==> flow/design.v <==
module alu(rs1,rs2,alu_control,funct3,funct7,zero,alu_out);
input [31:0] rs1;
input [31:0] rs2;
input [3:0] alu_control;
input [2:0] funct3;
input [6:0] funct7;
output reg zero;             
output reg[31:0] alu_out;
always @(*)begin
	alu_out=0;
	zero=0;
	case(alu_control)
		4'b0000:begin 
			case(funct3)
				0:begin
					if(funct7==7'b0000000)begin 
						alu_out=rs1+rs2;
					end
					else begin 
						alu_out=rs1-rs2;
					end
				end
				1:begin
					alu_out=rs1<<rs2[4:0];
				end
				2:begin
					alu_out=($signed(rs1) < $signed(rs2))?1:0;
				end
				3:begin
					alu_out=(rs1<rs2)?1:0;
				end
				4:begin
					alu_out=rs1^rs2;
				end
				5:begin
					if(funct7==7'b0000000)begin
						alu_out=rs1>>rs2[4:0];
					end
					else begin
						alu_out=$signed(rs1)>>>rs2[4:0];
					end
				end
				6:begin
					alu_out=rs1|rs2;
				end
				default:begin
					alu_out=rs1&rs2;
				end
			endcase
		end
		4'b0001:begin 
			alu_out=rs1+rs2;
		end
		4'b0010:begin 
			case(funct3)
				0:begin
					alu_out=rs1+rs2;
				end
				1:begin
					alu_out=rs1<<rs2[4:0];
				end
				2:begin
					alu_out=($signed(rs1)<$signed(rs2))?1:0;
				end
				3:begin
					alu_out=(rs1<rs2)?1:0;
				end
				4:begin
					alu_out=rs1^rs2;
				end
				5:begin
					if(rs2[11:5]==7'b0000000)begin
						alu_out=rs1>>rs2[4:0];
					end
					else begin
						alu_out=$signed(rs1)>>>rs2[4:0];
					end
				end
				6:begin
					alu_out=rs1|rs2;
				end
				default:begin
					alu_out=rs1&rs2;
				end
			endcase
		end
		4'b0011:begin 
			alu_out=rs1+rs2;
		end
		4'b0100:begin 
			case(funct3)
				0:zero=(rs1==rs2);
				1:zero=(rs1!=rs2);
				4:zero=($signed(rs1)<$signed(rs2));
				5:zero=($signed(rs1)>=$signed(rs2));
				6:zero=(rs1<rs2);
				7:zero=(rs1>=rs2);
				default:zero=0;
			endcase
		end
		4'b0101:begin 
			alu_out=rs2;
		end
		4'b0110:begin 
			alu_out=rs1+rs2;
		end
		default:begin
			alu_out=0;
			zero=0;
		end
	endcase
end
endmodule
module decoder(instr_out,control_signal);
input [31:0] instr_out;
output reg [13:0] control_signal;
always @(*) begin
case (instr_out[6:0])
	7'b0110011:begin 
		control_signal=14'b0000_1100_00_0001;
		end
	7'b0000011:begin 
		control_signal=14'b0001_1110_00_1000;
		end
	7'b0010011:begin 
		control_signal=14'b0010_1100_00_1001;
		end
	7'b0100011:begin 
		control_signal=14'b0011_0101_00_1000;
		end
	7'b1100011:begin 
		control_signal=14'b0100_0100_11_0000;
		end
	7'b0110111:begin 
		control_signal=14'b0101_1111_00_1111;
		end
	7'b1100111:begin 
		control_signal=14'b0110_1011_10_1011;
		end
	7'b0010111:begin 
		control_signal=14'b0111_1100_00_0111;
		end
	7'b1101111:begin 
		control_signal=14'b1000_1000_01_0011;
		end
	default:
		control_signal=14'b0000_0000_00_0000;
endcase
end
endmodule
module immgen(instr,imm);
input [31:0] instr;
output reg [31:0]imm;
always@(*)begin
	case(instr[6:0])
		7'b0000011,7'b0010011,7'b1100111:begin           
			if(instr[31]==1)begin 
				imm={{20{1'b1}},instr[31:20]};
			end
			else begin
				imm={{20{1'b0}},instr[31:20]};
			end
		end
		7'b0100011:begin 
			if(instr[31]==1)begin
				imm = {{20{1'b1}} , instr[31:25] , instr[11:7]};
			end
			else begin
				imm = {{20{1'b0}} , instr[31:25] , instr[11:7]};
			end
		end
		7'b1100011:begin  
			if(instr[31]==1)begin
				imm = {{19{1'b1}} , instr[31] , instr[7] , instr[30:25] , instr[11:8],1'b0};
			end
			else begin
				imm = {{19{1'b0}} , instr[31] , instr[7] , instr[30:25] , instr[11:8],1'b0};
			end
		end
		7'b0010111,7'b0110111:begin 
			imm={instr[31:12],{12{1'b0}}};
		end
		7'b1101111:begin 
			if(instr[31]==1)begin
				imm = {{11{1'b1}} , instr[31] , instr[19:12] , instr[20] , instr[30:21] , 1'b0};
			end
			else begin
				imm = {{11{1'b0}} , instr[31] , instr[19:12] , instr[20] , instr[30:21] , 1'b0};
			end
		end
		default:begin
			imm=0;
		end
	endcase
end
endmodule
module regfile(clk,rs1_addr,rs2_addr,rd_addr,reg_wrt,rd_data,rs1_data,rs2_data);
input clk;
input [4:0] rs1_addr;
input [4:0] rs2_addr;
input [4:0] rd_addr;
input reg_wrt;
input [31:0] rd_data;
output reg[31:0] rs1_data;
output reg[31:0] rs2_data;
reg [31:0] r [1:31];
always@(posedge clk) begin
	rs1_data <= (rs1_addr == 5'd0) ? 32'd0 : r[rs1_addr];
	rs2_data <= (rs2_addr == 5'd0) ? 32'd0 : r[rs2_addr];
	if(reg_wrt && rd_addr != 5'd0)
		r[rd_addr] <= rd_data;
end
endmodule
module CPU(
    input             clk,
    input             rst,
    input      [31:0] data_out,
    input      [31:0] instr_out,
    output reg        instr_read,
    output reg        data_read,
    output reg [31:0] instr_addr,
    output reg [31:0] data_addr,
    output reg [3:0]  data_write,
    output reg [31:0] data_in
);
localparam S_IF  = 2'd0;
localparam S_ID  = 2'd1;
localparam S_EX  = 2'd2;
localparam S_MEM = 2'd3;
reg  [1:0]  state;
reg  [31:0] pc;
reg  [31:0] ir;
reg  [1:0]  ld_off;
wire [13:0] signal;
wire [31:0] rs1_data;
wire [31:0] rs2_data;
wire [31:0] imm;
wire [31:0] src2;
wire        zero;
wire [31:0] alu_out;
wire [31:0] pc_plus_imm;
wire [31:0] pc_plus4;
reg  [31:0] rd_data;
reg         reg_wrt;
reg  [31:0] next_pc;
reg  [31:0] ld_data;
wire [6:0] opcode = ir[6:0];
wire [2:0] funct3 = ir[14:12];
wire is_load   = (opcode == 7'b0000011);
wire is_store  = (opcode == 7'b0100011);
wire is_branch = (opcode == 7'b1100011);
wire is_jal    = (opcode == 7'b1101111);
wire is_jalr   = (opcode == 7'b1100111);
wire is_auipc  = (opcode == 7'b0010111);
decoder decoder(
.instr_out(ir),
.control_signal(signal)
);
regfile regfile(
.clk(clk),
.rs1_addr(instr_out[19:15]),
.rs2_addr(instr_out[24:20]),
.rd_addr(ir[11:7]),
.reg_wrt(reg_wrt),
.rd_data(rd_data),
.rs1_data(rs1_data),
.rs2_data(rs2_data)
);
immgen immgen(
.instr(ir),
.imm(imm)
);
assign pc_plus4    = pc + 32'd4;
assign pc_plus_imm = pc + imm;
assign src2 = signal[3] ? imm : rs2_data;
alu alu(
.rs1(rs1_data),
.rs2(src2),
.alu_control(signal[13:10]),
.funct3(funct3),
.funct7(ir[31:25]),
.zero(zero),
.alu_out(alu_out)
);
always @(*) begin
	case (funct3)
		3'b000: begin
			case (ld_off)
				2'd0: ld_data = {{24{data_out[7]}},  data_out[7:0]};
				2'd1: ld_data = {{24{data_out[15]}}, data_out[15:8]};
				2'd2: ld_data = {{24{data_out[23]}}, data_out[23:16]};
				default: ld_data = {{24{data_out[31]}}, data_out[31:24]};
			endcase
		end
		3'b001: ld_data = ld_off[1] ? {{16{data_out[31]}}, data_out[31:16]}
		                            : {{16{data_out[15]}}, data_out[15:0]};
		3'b100: begin
			case (ld_off)
				2'd0: ld_data = {24'd0, data_out[7:0]};
				2'd1: ld_data = {24'd0, data_out[15:8]};
				2'd2: ld_data = {24'd0, data_out[23:16]};
				default: ld_data = {24'd0, data_out[31:24]};
			endcase
		end
		3'b101: ld_data = ld_off[1] ? {16'd0, data_out[31:16]} : {16'd0, data_out[15:0]};
		default: ld_data = data_out;
	endcase
end
always @(*) begin
	if ((is_branch && zero) || is_jal)
		next_pc = pc_plus_imm;
	else if (is_jalr)
		next_pc = {alu_out[31:1], 1'b0};
	else
		next_pc = pc_plus4;
end
always @(*) begin
	reg_wrt = 1'b0;
	rd_data = alu_out;
	if (state == S_MEM) begin
		reg_wrt = 1'b1;
		rd_data = ld_data;
	end else if (state == S_EX && !is_load) begin
		reg_wrt = signal[9];
		if (is_jal || is_jalr)
			rd_data = pc_plus4;
		else if (is_auipc)
			rd_data = pc_plus_imm;
	end
end
always @(*) begin
	instr_read = (state == S_IF);
	instr_addr = pc;
	data_addr  = alu_out;
	data_read  = (state == S_EX) && is_load;
	data_write = 4'b0000;
	data_in    = rs2_data;
	if (state == S_EX && is_store) begin
		case (funct3)
			3'b000: begin
				data_write = 4'b0001 << alu_out[1:0];
				data_in    = {4{rs2_data[7:0]}};
			end
			3'b001: begin
				data_write = alu_out[1] ? 4'b1100 : 4'b0011;
				data_in    = {2{rs2_data[15:0]}};
			end
			default: data_write = 4'b1111;
		endcase
	end
end
always @(posedge clk) begin
	if (rst) begin
		state <= S_IF;
		pc    <= 32'd0;
	end else begin
		case (state)
			S_IF: state <= S_ID;
			S_ID: begin
				ir    <= instr_out;
				state <= S_EX;
			end
			S_EX: begin
				ld_off <= alu_out[1:0];
				if (is_load) begin
					state <= S_MEM;
				end else begin
					pc    <= next_pc;
					state <= S_IF;
				end
			end
			default: begin
				pc    <= pc_plus4;
				state <= S_IF;
			end
		endcase
	end
end
endmodule
# From RTL to reports: CPU
# Each step is given for the RTL above and for the edited RTL.
# Lines under "before" count in the file above, lines under "after" in the edited file.
# "delta" is "after" less "before", of the values as shown.
# Operators carry their Yosys type and port widths (W data, S select, Z words).
# Library cell names are shortened.
# The mark -- stands for no value.
[design] design="CPU" clock_port="clk" lib="sky130hd" lib_corner="tt_025C_1v80"

# The edit
# The edit as a unified diff against the file above.
# The edited RTL no longer does the same as the RTL above: the edit was made by script, with no optimisation intended.
# begin of diff
@@ -208,5 +208,4 @@
 	rs1_data <= (rs1_addr == 5'd0) ? 32'd0 : r[rs1_addr];
 	rs2_data <= (rs2_addr == 5'd0) ? 32'd0 : r[rs2_addr];
-	if(reg_wrt && rd_addr != 5'd0)
 		r[rd_addr] <= rd_data;
 end
# end of diff

# Word level
# Counts by Yosys on the flattened word-level netlist (proc, flatten, opt, wreduce; memories kept). Print and check cells are left out.
# Memory sizes are those after Yosys's memory passes, which may raise the word count (mostly to a power of two), join words into wider ones and drop unused or constant bits.
[op_classes] item="reduce_logical" before=24 after=22 delta=-2
[op_classes] item="bitwise" before=5 after=5 delta=0
[op_classes] item="compare" before=4 after=4 delta=0
[op_classes] item="eq_ne" before=30 after=30 delta=0
[op_classes] item="shift" before=4 after=4 delta=0
[op_classes] item="n_mux" before=42 after=37 delta=-5
[op_classes] item="n_addsub" before=4 after=4 delta=0
[op_table] cell="$mux W1" before=6 after=3 delta=-3
[op_table] cell="$mux W32" before=18 after=17 delta=-1
[op_table] cell="$logic_and A1 B1 Y1" before=5 after=4 delta=-1
[op_table] cell="$mux W5" before=1 after=0 delta=-1
[op_table] cell="$reduce_bool A5 Y1" before=1 after=0 delta=-1
# Operator kinds equal on both sides are left out: 51.
[word_totals] item="clocked_rd_ports_x_width" before=64 after=64 delta=0
[word_totals] item="memories" before=1 after=1 delta=0
[word_totals] item="word_cells" before=118 after=111 delta=-7
[word_totals] item="output_inout_bits" before=102 after=102 delta=0
[word_totals] item="register_bits" before=68 after=68 delta=0
[word_totals] item="ram_bits" before=992 after=992 delta=0
[memory_table] item="memory_list" before="regfile.r 31 x 32 bit 2R1W" after="regfile.r 31 x 32 bit 2R1W"

# Longest topological paths
# Depth = most cells in a row (Yosys ltp): at word level without a register or memory, in the mapped netlist without a sequential cell, where the memories' decode and read muxes count.
[logic_depth] item="ltp_word" before=13 after=12 delta=-1
[logic_depth] item="ABC_AREA" before="0" after="0"
[logic_depth] item="ltp_mapped" before=28 after=26 delta=-2
[logic_depth] item="ltp_nobuf" before=21 after=22 delta=1

# Synthesis result
# Yosys stat after the flow's synthesis: flattened, memories mapped to cells. It holds for the ABC_AREA given above (unset counts as 0); a run with the other value may have another netlist.
[types] cell="nand3_1" before=217 after=167 delta=-50
[types] cell="o211ai_1" before=108 after=63 delta=-45
[types] cell="o21ai_0" before=328 after=295 delta=-33
[types] cell="nand2_1" before=349 after=322 delta=-27
[types] cell="a21oi_1" before=347 after=371 delta=24
[types] cell="nor2_1" before=353 after=374 delta=21
[types] cell="o22ai_1" before=36 after=53 delta=17
[types] cell="a22oi_1" before=19 after=35 delta=16
[types] cell="mux2_2" before=87 after=72 delta=-15
[types] cell="and3_1" before=39 after=24 delta=-15
[types] cell="o31ai_1" before=34 after=21 delta=-13
[types] cell="o21ai_1" before=18 after=31 delta=13
[types] cell="buf_2" before=34 after=46 delta=12
[types] cell="a31oi_1" before=66 after=55 delta=-11
[types] cell="a221o_1" before=5 after=16 delta=11
[types] cell="xnor2_1" before=72 after=81 delta=9
[types] cell="clkbuf_1" before=272 after=264 delta=-8
[types] cell="a21o_1" before=49 after=57 delta=8
# Cell types equal on both sides are left out: 17.
# The list need not be complete.
[synth_totals] item="flip_flops" before=1126 after=1126 delta=0
[synth_totals] item="n_buf" before=420 after=414 delta=-6
[synth_totals] item="stdcells" before=5421 after=5271 delta=-150
[synth_totals] item="yosys_area_um2" before=67243.2 after=66239.8 delta=-1003.4
# By module: a second synthesis without flattening, with its own total; a netlist apart from the flattened one above.
[hier_totals] item="cells_unflattened" before=5072 after=5348 delta=276
[hier_totals] item="hier_area_um2" before=66610.1 after=66812.8 delta=202.7
# Rows give one instance, submodules left out.
[by_module_before] mod="regfile" mod_area_um2=47396.7 mod_seq_area_um2=31069.8 instances=1 n_cells=2406
[by_module_before] mod="alu" mod_area_um2=10700.3 mod_seq_area_um2=0.0 instances=1 n_cells=1556
[by_module_before] mod="CPU" mod_area_um2=7669.9 mod_seq_area_um2=1741.7 instances=1 n_cells=987
[by_module_before] mod="immgen" mod_area_um2=546.8 mod_seq_area_um2=0.0 instances=1 n_cells=79
[by_module_before] mod="decoder" mod_area_um2=296.5 mod_seq_area_um2=0.0 instances=1 n_cells=44
[by_module_after] mod="regfile" mod_area_um2=47599.4 mod_seq_area_um2=31069.8 instances=1 n_cells=2682
[by_module_after] mod="alu" mod_area_um2=10700.3 mod_seq_area_um2=0.0 instances=1 n_cells=1556
[by_module_after] mod="CPU" mod_area_um2=7669.9 mod_seq_area_um2=1741.7 instances=1 n_cells=987
[by_module_after] mod="immgen" mod_area_um2=546.8 mod_seq_area_um2=0.0 instances=1 n_cells=79
[by_module_after] mod="decoder" mod_area_um2=296.5 mod_seq_area_um2=0.0 instances=1 n_cells=44

# Worst setup path after synthesis
# Source: OpenSTA report_checks on the synthesized netlist (no wires, ideal clock, input and output delay 20% of the period each), path of least setup slack; recovery checks are left aside. Register names are those of the netlist, which keeps one name where synthesis merged equal registers.
[synth_timing] item="path_kind" before="register to register" after="register to register"
[synth_timing] item="from" before="reg ir[5]" after="reg ir[6]"
[synth_timing] item="to" before="mem regfile.r[10][21]" after="mem regfile.r[10][30]"
[synth_timing] item="stages" before=24 after=27 delta=3
[synth_timing] item="setup_time_ps" before=738 after=737 delta=-1
[synth_timing] item="period_ps" before=15000 after=15000 delta=0
[synth_timing] item="arrival_time_ps" before=7990 after=7900 delta=-90
[synth_timing] item="t_first_pin_ps" before=0 after=0 delta=0
[synth_timing] item="path_delay_ps" before=8728 after=8637 delta=-91
[synth_timing] item="setup_slack_ps" before=6272 after=6363 delta=91
[synth_timing] item="required_time_ps" before=14262 after=14263 delta=1
[synth_timing] item="synth_period_reached_ps" before=8728 after=8637 delta=-91
# "path_delay_ps" is the arrival time less input delay plus setup time.
# "stages": output pins that drive a net of the path, with the launching flip-flop's if there is one; two outputs of one cell count as two.
# "synth_period_reached_ps" = period - worst setup slack (recovery checks aside). The figure is calculated, with input and output delays left at 20% of the set period.
[synth_via_before] cell_sequence="edfxtp_1 buf_2 buf_6 or3b_1 a21oi_2 o211ai_1 and2_1 buf_6 inv_2 clkbuf_1 buf_1 clkbuf_1 ha_1 clkbuf_1 a2111o_1 o21bai_1 a31oi_1 o21ai_0 a31o_2 xnor2_1 a221oi_1 o311ai_1 a211oi_1 a2111oi_0"
[synth_rtl_before] item="start: declaration" line=232 text="reg  [31:0] ir;"
[synth_rtl_before] item="start: assignment" line=360 text="ir <= instr_out;"
[synth_rtl_before] item="end: declaration" line=206 text="reg [31:0] r [1:31];"
# before: No chain of elaborated cells between the ends is given.
[synth_via_after] cell_sequence="edfxtp_1 buf_2 xnor2_2 o21ai_2 buf_4 nand2_1 clkbuf_1 clkbuf_1 clkbuf_1 nand2_1 o21ai_0 inv_1 ha_1 buf_1 nand4_1 a2111oi_0 a2bb2oi_1 and4b_1 or3_1 a31o_2 mux2i_1 o21ai_0 a31oi_1 nand3_1 o2111ai_1 nor2_1 a2111oi_0"
[synth_rtl_after] item="start: declaration" line=231 text="reg  [31:0] ir;"
[synth_rtl_after] item="start: assignment" line=359 text="ir <= instr_out;"
[synth_rtl_after] item="end: declaration" line=206 text="reg [31:0] r [1:31];"
# after: No chain of elaborated cells between the ends is given.

# Timing after layout
# From the final timing report of each run of set A: the path of least setup slack in the routed layout; clock arrival at registers is part of the times.
# The path's times are printed in steps of 10 ps; the period is the one set.
[layout_timing] item="path_kind" before="register to output" after="register to output"
[layout_timing] item="from" before="reg ir[2]" after="reg ir[6]"
[layout_timing] item="to" before="out data_write[3]" after="out data_addr[26]"
[layout_timing] item="t_first_pin_ps" before=750 after=740 delta=-10
[layout_timing] item="arrival_time_ps" before=8660 after=8050 delta=-610
[layout_timing] item="setup_slack_ps" before=540 after=1150 delta=610
[layout_timing] item="stages" before=21 after=19 delta=-2
[layout_timing] item="output_delay_ps" before=2300 after=2300 delta=0
[layout_timing] item="period_ps" before=11500 after=11500 delta=0
[layout_timing] item="required_time_ps" before=9200 after=9200 delta=0
# The rows between start and end are the longest chain of elaborated cells between them; the timing report does not say that the signal goes this way. Where chains are equally long, one stands for them.
# A line is the first line of the expression or statement that the cell stems from. Yosys adds cells for indexed reads and writes and turns some case tables into memories.
[layout_via_before] cell_sequence="edfxtp_1 nand4bb_1 o22ai_2 and2_1 a21oi_1 o21ai_0 inv_1 ha_1 inv_1 a21oi_1 nand2_1 o31ai_1 nand4_1 nor4_1 a21oi_1 o211ai_1 o2111ai_1 o221ai_1 buf_4 o21ba_2 clkdlybuf4s50_1" elab_chain_len=11 cells_between=45
[layout_rtl_before] item="start: declaration" line=232 text="reg  [31:0] ir;"
[layout_rtl_before] item="start: assignment" line=360 text="ir <= instr_out;"
[layout_rtl_before] item="$eq A7 B5 Y1" line=155 text="case(instr[6:0])"
[layout_rtl_before] item="$reduce_or A2 Y1" line=155
[layout_rtl_before] item="$pmux W32 S5" line=155
[layout_rtl_before] item="$mux W32" line=275 text="assign src2 = signal[3] ? imm : rs2_data;"
[layout_rtl_before] item="$lt A32 B32 Y1" line=66 text="alu_out=(rs1<rs2)?1:0;"
[layout_rtl_before] item="$mux W1" line=66
[layout_rtl_before] item="$pmux W32 S7" line=55 text="case(funct3)"
[layout_rtl_before] item="$pmux W32 S4" line=12 text="case(alu_control)"
[layout_rtl_before] item="$shl A1 B2 Y4" line=341 text="data_write = 4'b0001 << alu_out[1:0];"
[layout_rtl_before] item="$pmux W4 S2" line=339 text="case (funct3)"
[layout_rtl_before] item="$mux W4" line=338 text="if (state == S_EX && is_store) begin"
[layout_rtl_before] item="end: declaration" line=223 text="output reg [3:0]  data_write,"
[layout_via_after] cell_sequence="edfxtp_1 xnor2_2 o21ai_2 a21oi_1 a21o_2 buf_4 inv_4 ha_1 a211oi_1 o211ai_1 a2bb2oi_1 and4b_1 o31a_1 xnor2_1 a21oi_1 a21oi_1 a2111oi_0 o21ai_1 clkdlybuf4s50_1" elab_chain_len=8 cells_between=36
[layout_rtl_after] item="start: declaration" line=231 text="reg  [31:0] ir;"
[layout_rtl_after] item="start: assignment" line=359 text="ir <= instr_out;"
[layout_rtl_after] item="$eq A7 B5 Y1" line=155 text="case(instr[6:0])"
[layout_rtl_after] item="$reduce_or A2 Y1" line=155
[layout_rtl_after] item="$pmux W32 S5" line=155
[layout_rtl_after] item="$mux W32" line=274 text="assign src2 = signal[3] ? imm : rs2_data;"
[layout_rtl_after] item="$sub A32 B32 Y32" line=20 text="alu_out=rs1-rs2;"
[layout_rtl_after] item="$mux W32" line=16 text="if(funct7==7'b0000000)begin"
[layout_rtl_after] item="$pmux W32 S7" line=14 text="case(funct3)"
[layout_rtl_after] item="$pmux W32 S4" line=12 text="case(alu_control)"
[layout_rtl_after] item="end: declaration" line=221 text="output reg [31:0] data_addr,"

# Flow runs
# Both versions went through the flow (Yosys, OpenROAD) with the same settings in each pair. Constraints: input delay and output delay 20% of the set period each, output load 0.01 pF.
[flow_settings_set_A] CORE_UTILIZATION=45 period_ns=11.5 CAP_MARGIN=20 CORE_MARGIN=2 SLEW_MARGIN=20
[measured_set_A] item="synthArea_um2" before=67243.2 after=66239.8 delta=-1003.4
[measured_set_A] item="total_die_area_um2" before=152537.0 after=150284.0 delta=-2253.0
[measured_set_A] item="total_power_uw" before=11347 after=11668 delta=321
[measured_set_A] item="worst_hold_slack_ps" before=536 after=527 delta=-9
[measured_set_A] item="timing.setup.ws_ps" before=540 after=1153 delta=613
[measured_set_A] item="utilization_pct" before=51.1 after=51.1 delta=0.0
[flow_settings_set_B] CORE_ASPECT_RATIO=0.61 CORE_MARGIN=9 CORE_UTILIZATION=18 CTS_CLUSTER_SIZE=44 GPL_ROUTABILITY_DRIVEN=1 PLACE_DENSITY_LB_ADDON=0.01 SETUP_SLACK_MARGIN=1.48 SLEW_MARGIN=25 period_ns=8.47 CAP_MARGIN=20
[measured_set_B] item="synthArea_um2" before=67243.2 after=66239.8 delta=-1003.4
[measured_set_B] item="total_die_area_um2" before=396574.0 after=390830.0 delta=-5744.0
[measured_set_B] item="total_power_uw" before=18090 after=18569 delta=479
[measured_set_B] item="worst_hold_slack_ps" before=581 after=526 delta=-55
[measured_set_B] item="timing.setup.ws_ps" before=869 after=762 delta=-107
[measured_set_B] item="utilization_pct" before=23.9 after=23.8 delta=-0.1
# "total_power_uw" rests on the timing tool's default activity at the inputs, not on a simulated workload.
